==> flow/design.v <==
`timescale 1ns / 1ps
module axilite(
    input clk, reset, trigger, ARREADY, RVALID, AWREADY, WREADY, BVALID,
    input[4:0] length,
    input[31:0] source_address, destination_address, RDATA,
    output reg done, ARVALID, RREADY, AWVALID, WVALID, BREADY,
    output reg[31:0] ARADDR, AWADDR, WDATA,
    output reg[4:0] r_count, w_count);
    parameter READ_NONE=3'b000,
              READ_ADDR=3'b001,
              READ_DATA=3'b010,
              READ_STORE=3'b011,
              READ_DONE=3'b100;
    parameter WRITE_NONE=3'b000,          
              WRITE_ADDR=3'b001,
              WRITE_DATA=3'b010,
              WRITE_VALID=3'b011,
              WRITE_DONE=3'b100;
    reg [2:0] r_state, w_state;
    reg fifo_rd;
    reg aw_sent, w_sent;
    wire fifo_wr;
    wire fifo_full, fifo_empty;
    wire [31:0] fifo_data;
    wire start;
    wire [4:0] words;
    assign start = trigger && (w_state==WRITE_NONE);
    assign words = {2'b00, length[4:2]};
    assign fifo_wr = (r_state==READ_DATA) && RREADY && RVALID;
    FIFO fifom(.clk(clk), .reset(reset), .FIFO_RD(fifo_rd), .FIFO_WR(fifo_wr), .RDATA(RDATA), .FIFO_EMPTY(fifo_empty), .FIFO_FULL(fifo_full),
                .DATA_OUT(fifo_data));
    always @(posedge clk) begin
        if(reset) begin
            r_state<= READ_NONE;
            ARVALID<=0;
            RREADY<=0;
            r_count<= 0;
         end
         else begin
            case(r_state)
            READ_NONE: begin
                       if(start) begin
                        ARADDR<= source_address;
                        r_count<= words;
                        if(words!=0) begin
                         ARVALID<=1;
                         r_state<= READ_ADDR; end
                        end
                       end
            READ_ADDR: begin
                       if(ARREADY) begin
                       ARVALID<=0;
                       RREADY<=!fifo_full;
                       r_state<= READ_DATA; end
                       end 
            READ_DATA: begin
                       if(!RREADY)
                        RREADY<=!fifo_full;
                       else if(RVALID) begin
                        RREADY<=0;
                        r_count<=r_count-1;
                        r_state<= READ_STORE; end
                       end 
            READ_STORE: begin
                         r_state<=READ_DONE;
                        end
            READ_DONE: begin
                       if(r_count==0)
                        r_state<=READ_NONE;
                       else begin
                        ARADDR<=ARADDR+4; 
                        ARVALID<=1;
                        r_state<=READ_ADDR; end
                       end
            default:   r_state<=READ_NONE;
            endcase
        end
   end 
   always @(posedge clk) begin
           if(reset) begin
            w_state<= WRITE_NONE;
            AWVALID<=0;
            WVALID<=0;
            BREADY<=0;
            fifo_rd<=0;
            aw_sent<=0;
            w_sent<=0;
            done<=0;
            w_count<= 0;
           end
           else begin 
            fifo_rd<=0;
            case(w_state)
            WRITE_NONE: begin
                         if(start) begin
                          AWADDR<=destination_address;
                          w_count<=words;
                          done<=(words==0);
                          if(words!=0)
                           w_state<=WRITE_ADDR;
                          end
                         end
            WRITE_ADDR: begin
                         if(!fifo_empty) begin 
                          fifo_rd<=1; 
                          w_state<=WRITE_VALID; end
                         end
            WRITE_VALID: begin
                         if(!fifo_rd) begin
                          WDATA<=fifo_data;
                          AWVALID<=1;
                          WVALID<=1;
                          aw_sent<=0;
                          w_sent<=0;
                          w_state<=WRITE_DATA; end
                         end
            WRITE_DATA: begin
                         if(AWREADY && AWVALID) begin
                          AWVALID<=0;
                          aw_sent<=1;
                         end
                         if(WREADY && WVALID) begin
                          WVALID<=0;
                          w_sent<=1;
                         end
                         if((aw_sent || (AWREADY && AWVALID)) && (w_sent || (WREADY && WVALID))) begin
                          BREADY<=1;
                          w_state<=WRITE_DONE; end
                        end
            WRITE_DONE: begin
                         if(BVALID) begin
                          BREADY<=0;
                          w_count<=w_count-1;
                          if(w_count==1) begin
                           done<=1;
                           w_state<=WRITE_NONE; end
                          else begin
                           AWADDR<=AWADDR+4;
                           w_state<=WRITE_ADDR; end
                          end
                        end
            default:    w_state<=WRITE_NONE;
            endcase
      end
     end
endmodule
module FIFO(
    input clk, reset, FIFO_RD, FIFO_WR,
    input [31:0] RDATA,
    output FIFO_EMPTY, FIFO_FULL,
    output reg[31:0] DATA_OUT);
    reg[4:0] fifo_depth;
    reg[31:0] fifo_mem[0:15];
    reg[3:0] n,m;
    integer i;
    assign FIFO_EMPTY = (fifo_depth==0);
    assign FIFO_FULL = (fifo_depth==16);
    always @(posedge clk) begin
    if(reset) begin
                n<=0;
                m<=0;
                fifo_depth<=0;
                DATA_OUT<=0;
                for (i=0; i<16; i=i+1) begin
                fifo_mem[i]<=0; 
                end
               end
    else begin
            if(!FIFO_FULL && FIFO_WR)
                begin
                    fifo_mem[n]<=RDATA;
                    n<=(n==15)? 0:n+1;
                end
            if( !FIFO_EMPTY && FIFO_RD )
                begin
                    DATA_OUT<=fifo_mem[m];
                    m<=(m==15)? 0:m+1;
                end
            fifo_depth<=fifo_depth+(!FIFO_FULL && FIFO_WR)-(!FIFO_EMPTY && FIFO_RD);
          end
     end 
endmodule
# Step by step through the tools: axilite
# What the tools print for axilite, step after step.
# Line numbers count from 1 in the design file above.
# Operators carry their Yosys type and port widths (W data, S select, Z words).
setup:
  top_module: "axilite"
  clk_port: "clk"
  cell_library: "sky130hd"
  pvt_corner: "tt_025C_1v80"

# Word-level counts
# Counts by Yosys on the flattened word-level netlist (proc, flatten, opt, wreduce; memories kept). Register bits leave out memories and registers merged into their read ports (data or address). Print and check cells are left out.
# Yosys's memory passes give these memory sizes; they may raise the number of words (mostly to a power of two), join words into wider ones and drop unused or constant bits.
op_classes:
  addsub: 8
  n_eq: 28
  muxes: 62
  bitwise: 3
  n_reduce_logical: 41
ops:
  columns: ["operator", "n"]
  rows:
  - ["$mux W32", 7]
  - ["$pmux W32 S2", 2]
  - ["$add A32 B3 Y32 const B", 2]
  - ["$ne A2 B2 Y1 const B", 16]
  - ["$pmux W3 S5", 2]
  - ["$mux W3", 9]
  - ["$mux W1", 24]
  - ["$pmux W5 S2", 2]
  - ["$mux W5", 4]
  - ["$mux W4", 4]
  - ["$reduce_and A3 Y1", 5]
  - ["$logic_not A5 Y1", 3]
  - ["$reduce_and A5 Y1", 3]
  - ["$pmux W1 S2", 7]
  - ["$reduce_bool A2 Y1", 6]
  - ["$eq A3 B2 Y1 const B", 4]
  - ["$reduce_and A4 Y1", 3]
  - ["$logic_and A1 B1 Y1", 10]
  - ["$sub A5 B1 Y5 const B", 2]
  - ["$add A4 B1 Y4 const B", 2]
  - ["$eq A4 B4 Y1 const B", 2]
  - ["$eq A3 B1 Y1 const B", 2]
  - ["$eq A3 B3 Y1 const B", 2]
  - ["$logic_not A3 Y1", 2]
  - ["$reduce_and A6 Y1", 1]
  - ["$add A5 B1 Y5", 1]
  - ["$sub A5 B1 Y5", 1]
  - ["$eq A5 B1 Y1 const B", 1]
# Other operator kinds: 9; their cells: 13.
word_totals:
  regBits: 134
  ramBits: 512
  n_memories: 1
  in_bits: 109
  output_inout_bits: 112
  word_cells: 162
mem_list:
  columns: ["memory", "words", "word_bits", "line", "source"]
  rows:
  - ["fifom.fifo_mem", 16, 32, 153, "reg[31:0] fifo_mem[0:15];"]

# Logic depth
# Depth = most cells in a row (Yosys ltp): at word level without a register or memory, in the mapped netlist without a sequential cell, where the memories' decode and read muxes count.
logic_depth:
  word_depth: 6
  abc_area: 0
  mapped_depth: 14
  depth_no_buf: 12

# After synthesis
# The flow's flattened synthesis, as Yosys stat reports it; memories are mapped. The netlist is that of the ABC_AREA named above (0 if unset); the other value can give another one.
by_type:
  columns: ["cell_type", "n", "area_total_um2"]
  rows:
  - ["sky130_fd_sc_hd__edfxtp_1", 608, 1.83E+04]
  - ["sky130_fd_sc_hd__and2_1", 517, 3.23E+03]
  - ["sky130_fd_sc_hd__mux2i_1", 194, 1.94E+03]
  - ["sky130_fd_sc_hd__dfxtp_1", 74, 1.48E+03]
  - ["sky130_fd_sc_hd__mux4_2", 32, 720.691]
  - ["sky130_fd_sc_hd__clkbuf_1", 148, 555.533]
  - ["sky130_fd_sc_hd__o21ai_0", 100, 500.48]
  - ["sky130_fd_sc_hd__nor2_1", 122, 457.939]
  - ["sky130_fd_sc_hd__o22ai_1", 66, 412.896]
  - ["sky130_fd_sc_hd__a31oi_1", 63, 394.128]
  - ["sky130_fd_sc_hd__a221oi_1", 34, 297.786]
  - ["sky130_fd_sc_hd__a21oi_1", 53, 265.254]
  - ["sky130_fd_sc_hd__ha_1", 17, 212.704]
  - ["sky130_fd_sc_hd__xnor2_1", 18, 157.651]
  - ["sky130_fd_sc_hd__nand2_1", 40, 150.144]
  - ["sky130_fd_sc_hd__nand3_1", 30, 150.144]
  - ["sky130_fd_sc_hd__xor2_1", 16, 140.134]
  - ["sky130_fd_sc_hd__or3_1", 20, 125.12]
# Other cell types: 49; their cells: 221.
synth_totals:
  mapped_cells: 2373
  synth_area_um2: 30927.2
  seqArea_um2: 19738.9
  ff_cells: 682
  buffers: 181
# The figures by module come from a second, unflattened synthesis with its own total; it is not the netlist above.
hier_totals:
  cells_unflattened: 2320
  hier_area_um2: 31157.4
# Each row is one instance without its submodules.
modules:
  columns: ["module", "instances", "n_cells", "mod_area_um2"]
  rows:
  - ["FIFO", 1, 1714, 24932.7]
  - ["axilite", 1, 606, 6224.7]

# Path before layout
# Path of least setup slack by OpenSTA after synthesis, without wires, with an ideal clock, recovery checks aside; 20% of the period is set as input and as output delay. Where synthesis merged equal registers, the netlist keeps one of their names.
synth_timing:
  kind: "in2reg"
  start: "input port reset"
  end: "memory fifom.fifo_mem[10][0]"
  tclk_ns: 4.0
  input_delay_ns: 0.800
  setup_ns: 0.466
  launch_ns: 0.800
  arrival_time_ns: 3.830
  required_ns: 3.534
  setup_slack_ns: -0.296
  delay_ns: 3.496
  path_stages: 5
  n_path_buf: 2
  period_less_setup_slack_ns: 4.296
# "delay_ns" = arrival - input delay + setup time.
# "path_stages" counts driving pins, that of a launching flip-flop among them; a cell with two outputs on the path counts twice.
# "period_less_setup_slack_ns" is the clock period less the worst setup slack; recovery checks do not enter. This is arithmetic on one report: input and output delays are still those of the set period (20% each).
# The rows between start and end are the longest chain of elaborated cells between them; the timing report does not say that the signal goes this way. Where chains are equally long, one stands for them.
# A line is the first line of the expression or statement that the cell stems from. Yosys adds cells for indexed reads and writes and turns some case tables into memories.
# Only ways into the end's enable, where the timed path ends, are counted here.
synth_between:
  cell_sequence: "sky130_fd_sc_hd__clkbuf_1 sky130_fd_sc_hd__and4b_1 sky130_fd_sc_hd__buf_2 sky130_fd_sc_hd__nand3_1 sky130_fd_sc_hd__o21ai_0"
  elab_chain_cells: 1
synth_rtl:
  columns: ["element", "line", "source"]
  rows:
  - ["from (decl)", 3, "input clk, reset, trigger, ARREADY, RVALID, AWREADY, WREADY, BVALID,"]
  - ["$mux W4", 159, "if(reset) begin"]
  - ["to (decl)", 153, "reg[31:0] fifo_mem[0:15];"]

# Worst path after layout
# Path of least setup slack in the final report of run A (OpenROAD, finished layout, wires in). Where an end is a register, its clock arrival counts in the times.
layout_timing:
  kind: "reg2reg"
  start: "register fifom.fifo_depth[2]"
  end: "register fifom.fifo_depth[4]"
  tclk_ns: 3.12
  setup_ns: 0.07
  launch_ns: 0.61
  arrival_time_ns: 3.54
  required_ns: 3.65
  setup_slack_ns: 0.11
  path_stages: 13
  n_path_buf: 0
# The rows between start and end are the longest chain of elaborated cells between them; the timing report does not say that the signal goes this way. Where chains are equally long, one stands for them.
layout_between:
  cell_sequence: "sky130_fd_sc_hd__dfxtp_1 sky130_fd_sc_hd__inv_1 sky130_fd_sc_hd__ha_1 sky130_fd_sc_hd__or4b_4 sky130_fd_sc_hd__and2_2 sky130_fd_sc_hd__ha_1 sky130_fd_sc_hd__inv_1 sky130_fd_sc_hd__ha_1 sky130_fd_sc_hd__fa_2 sky130_fd_sc_hd__a21oi_2 sky130_fd_sc_hd__nor2_1 sky130_fd_sc_hd__or3_1 sky130_fd_sc_hd__a21oi_1"
  elab_chain_cells: 5
layout_rtl:
  columns: ["element", "line", "source"]
  rows:
  - ["from (decl)", 152, "reg[4:0] fifo_depth;"]
  - ["from (assign)", 162, "fifo_depth<=0;"]
  - ["from (assign)", 179, "fifo_depth<=fifo_depth+(!FIFO_FULL && FIFO_WR)-(!FIFO_EMPTY && FIFO_RD);"]
  - ["$eq A5 B5 Y1", 157, "assign FIFO_FULL = (fifo_depth==16);"]
  - ["$logic_not A1 Y1", 179, null]
  - ["$logic_and A1 B1 Y1", 179, null]
  - ["$add A5 B1 Y5", 179, null]
  - ["$sub A5 B1 Y5", 179, null]
  - ["to (assign)", 162, null]
  - ["to (assign)", 179, null]
  - ["to (decl)", 152, null]

## Implementation results

Top module axilite; platform sky130hd; tools Yosys and OpenROAD; 5 stored runs in no particular order. Input and output delays are each 20% of the period that was set; the output load is 0.01 pF.
By "timing.achieved_period_ns" is meant the clock period of the run minus its worst setup slack. This is arithmetic on one report: input and output delays are still those of the set period (20% each).
"critical_path_time_ns": the worst setup path's part of the clock period (all of it between registers, 20% less for each end at a port) less its slack. A launch clock that arrives late makes it longer, a capture clock that arrives late makes it shorter.

--- run A ---
==> flow/run.sh <==
#!/bin/bash
# the make line also repeats the synthesis and layout settings of config.mk as NAME=value (left out here)
make -C /OpenROAD-flow-scripts/flow DESIGN_CONFIG=/design/flow/config.mk WORK_HOME=/design/flow/orfs CLKGATE_MAP_FILE= finish
==> flow/config.mk <==
export PLATFORM = sky130hd
export DESIGN_NAME = axilite
export DESIGN_NICKNAME = axilite
export VERILOG_FILES = /design/flow/design.v
export SDC_FILE = /design/flow/constraint.sdc
export NUM_CORES = 4
export LEC_CHECK = 0
export CAP_MARGIN = 20
export CORE_MARGIN = 2
export CORE_UTILIZATION = 67
export SLEW_MARGIN = 20
==> flow/constraint.sdc <==
create_clock -name core_clock -period 3.12 [get_ports {clk}]
set_input_delay 0.6240 -clock core_clock [delete_from_list [all_inputs] [get_ports {clk}]]
set_output_delay 0.6240 -clock core_clock [all_outputs]
set_load 0.01 [all_outputs]

==> results, as YAML <==
results:
  synth_chip_area_um2: 30927.2
  die_area_um2: 47895.3
  layout_utilization_pct: 80.8
  setup_worst_slack_ns: 0.114
  fin_tns_ns: 0.000
  ws_hold_ns: 0.422
  timing.achieved_period_ns: 3.006
  critical_path_time_ns: 3.01
  timing.worst_path_kind: "reg2reg"

--- run B ---
==> flow/run.sh <==
#!/bin/bash
# the make line also repeats the synthesis and layout settings of config.mk as NAME=value (left out here)
make -C /OpenROAD-flow-scripts/flow DESIGN_CONFIG=/design/flow/config.mk WORK_HOME=/design/flow/orfs CLKGATE_MAP_FILE= finish
==> flow/config.mk <==
export PLATFORM = sky130hd
export DESIGN_NAME = axilite
export DESIGN_NICKNAME = axilite
export VERILOG_FILES = /design/flow/design.v
export SDC_FILE = /design/flow/constraint.sdc
export NUM_CORES = 4
export LEC_CHECK = 0
export ABC_AREA = 0
export CAP_MARGIN = 20
export CELL_PAD_IN_SITES_GLOBAL_PLACEMENT = 3
export CORE_MARGIN = 2
export CORE_UTILIZATION = 31
export CTS_CLUSTER_SIZE = 26
export HOLD_SLACK_MARGIN = -0.02
export MAX_ROUTING_LAYER = met5
export PLACE_DENSITY_LB_ADDON = 0.16
export SETUP_SLACK_MARGIN = 0.74
export SLEW_MARGIN = 20
export TNS_END_PERCENT = 95
==> flow/constraint.sdc <==
create_clock -name core_clock -period 4.14 [get_ports {clk}]
set_input_delay 0.8280 -clock core_clock [delete_from_list [all_inputs] [get_ports {clk}]]
set_output_delay 0.8280 -clock core_clock [all_outputs]
set_load 0.01 [all_outputs]

==> results, as YAML <==
results:
  synth_chip_area_um2: 30927.2
  die_area_um2: 102307.0
  layout_utilization_pct: 38.1
  setup_worst_slack_ns: 1.054
  fin_tns_ns: 0.000
  ws_hold_ns: 0.427
  timing.achieved_period_ns: 3.086
  critical_path_time_ns: 3.09
  timing.worst_path_kind: "reg2reg"

--- run C ---
==> flow/run.sh <==
#!/bin/bash
# the make line also repeats the synthesis and layout settings of config.mk as NAME=value (left out here)
make -C /OpenROAD-flow-scripts/flow DESIGN_CONFIG=/design/flow/config.mk WORK_HOME=/design/flow/orfs CLKGATE_MAP_FILE= finish
==> flow/config.mk <==
export PLATFORM = sky130hd
export DESIGN_NAME = axilite
export DESIGN_NICKNAME = axilite
export VERILOG_FILES = /design/flow/design.v
export SDC_FILE = /design/flow/constraint.sdc
export NUM_CORES = 4
export LEC_CHECK = 0
export ABC_AREA = 1
export CAP_MARGIN = 20
export CORE_MARGIN = 6
export CORE_UTILIZATION = 40
export CTS_CLUSTER_DIAMETER = 119
export GPL_TIMING_DRIVEN = 1
export MIN_ROUTING_LAYER = met2
export PLACE_DENSITY_LB_ADDON = 0.05
export SLEW_MARGIN = 20
export TNS_END_PERCENT = 60
==> flow/constraint.sdc <==
create_clock -name core_clock -period 5.2 [get_ports {clk}]
set_input_delay 1.0400 -clock core_clock [delete_from_list [all_inputs] [get_ports {clk}]]
set_output_delay 1.0400 -clock core_clock [all_outputs]
set_load 0.01 [all_outputs]

==> results, as YAML <==
results:
  synth_chip_area_um2: 32135.8
  die_area_um2: 87284.8
  layout_utilization_pct: 47.6
  setup_worst_slack_ns: 1.968
  fin_tns_ns: 0.000
  ws_hold_ns: 0.420
  timing.achieved_period_ns: 3.232
  critical_path_time_ns: 3.23
  timing.worst_path_kind: "reg2reg"

--- run D ---
==> flow/run.sh <==
#!/bin/bash
# the make line also repeats the synthesis and layout settings of config.mk as NAME=value (left out here)
make -C /OpenROAD-flow-scripts/flow DESIGN_CONFIG=/design/flow/config.mk WORK_HOME=/design/flow/orfs CLKGATE_MAP_FILE= finish
==> flow/config.mk <==
export PLATFORM = sky130hd
export DESIGN_NAME = axilite
export DESIGN_NICKNAME = axilite
export VERILOG_FILES = /design/flow/design.v
export SDC_FILE = /design/flow/constraint.sdc
export NUM_CORES = 4
export LEC_CHECK = 0
export CAP_MARGIN = 20
export CORE_MARGIN = 2
export CORE_UTILIZATION = 40
export GPL_TIMING_DRIVEN = 0
export MIN_ROUTING_LAYER = met2
export SLEW_MARGIN = 20
==> flow/constraint.sdc <==
create_clock -name core_clock -period 5.2 [get_ports {clk}]
set_input_delay 1.0400 -clock core_clock [delete_from_list [all_inputs] [get_ports {clk}]]
set_output_delay 1.0400 -clock core_clock [all_outputs]
set_load 0.01 [all_outputs]

==> results, as YAML <==
results:
  synth_chip_area_um2: 30927.2
  die_area_um2: 79557.8
  layout_utilization_pct: 49.5
  setup_worst_slack_ns: 1.020
  fin_tns_ns: 0.000
  ws_hold_ns: 0.440
  timing.achieved_period_ns: 4.180
  critical_path_time_ns: 4.18
  timing.worst_path_kind: "reg2reg"

--- run E ---
==> flow/run.sh <==
#!/bin/bash
# the make line also repeats the synthesis and layout settings of config.mk as NAME=value (left out here)
make -C /OpenROAD-flow-scripts/flow DESIGN_CONFIG=/design/flow/config.mk WORK_HOME=/design/flow/orfs CLKGATE_MAP_FILE= finish
==> flow/config.mk <==
export PLATFORM = sky130hd
export DESIGN_NAME = axilite
export DESIGN_NICKNAME = axilite
export VERILOG_FILES = /design/flow/design.v
export SDC_FILE = /design/flow/constraint.sdc
export NUM_CORES = 4
export LEC_CHECK = 0
export CAP_MARGIN = 10
export CELL_PAD_IN_SITES_DETAIL_PLACEMENT = 2
export CORE_MARGIN = 2
export CORE_UTILIZATION = 20
export CTS_CLUSTER_DIAMETER = 63
export GPL_ROUTABILITY_DRIVEN = 1
export MIN_ROUTING_LAYER = met2
export PLACE_DENSITY = 0.43
export SLEW_MARGIN = 10
export TNS_END_PERCENT = 100
==> flow/constraint.sdc <==
create_clock -name core_clock -period 4.36 [get_ports {clk}]
set_input_delay 0.8720 -clock core_clock [delete_from_list [all_inputs] [get_ports {clk}]]
set_output_delay 0.8720 -clock core_clock [all_outputs]
set_load 0.01 [all_outputs]

==> results, as YAML <==
results:
  synth_chip_area_um2: 30927.2
  die_area_um2: 157796.0
  layout_utilization_pct: 25.3
  setup_worst_slack_ns: 1.161
  fin_tns_ns: 0.000
  ws_hold_ns: 0.424
  timing.achieved_period_ns: 3.199
  critical_path_time_ns: 3.20
  timing.worst_path_kind: "reg2reg"
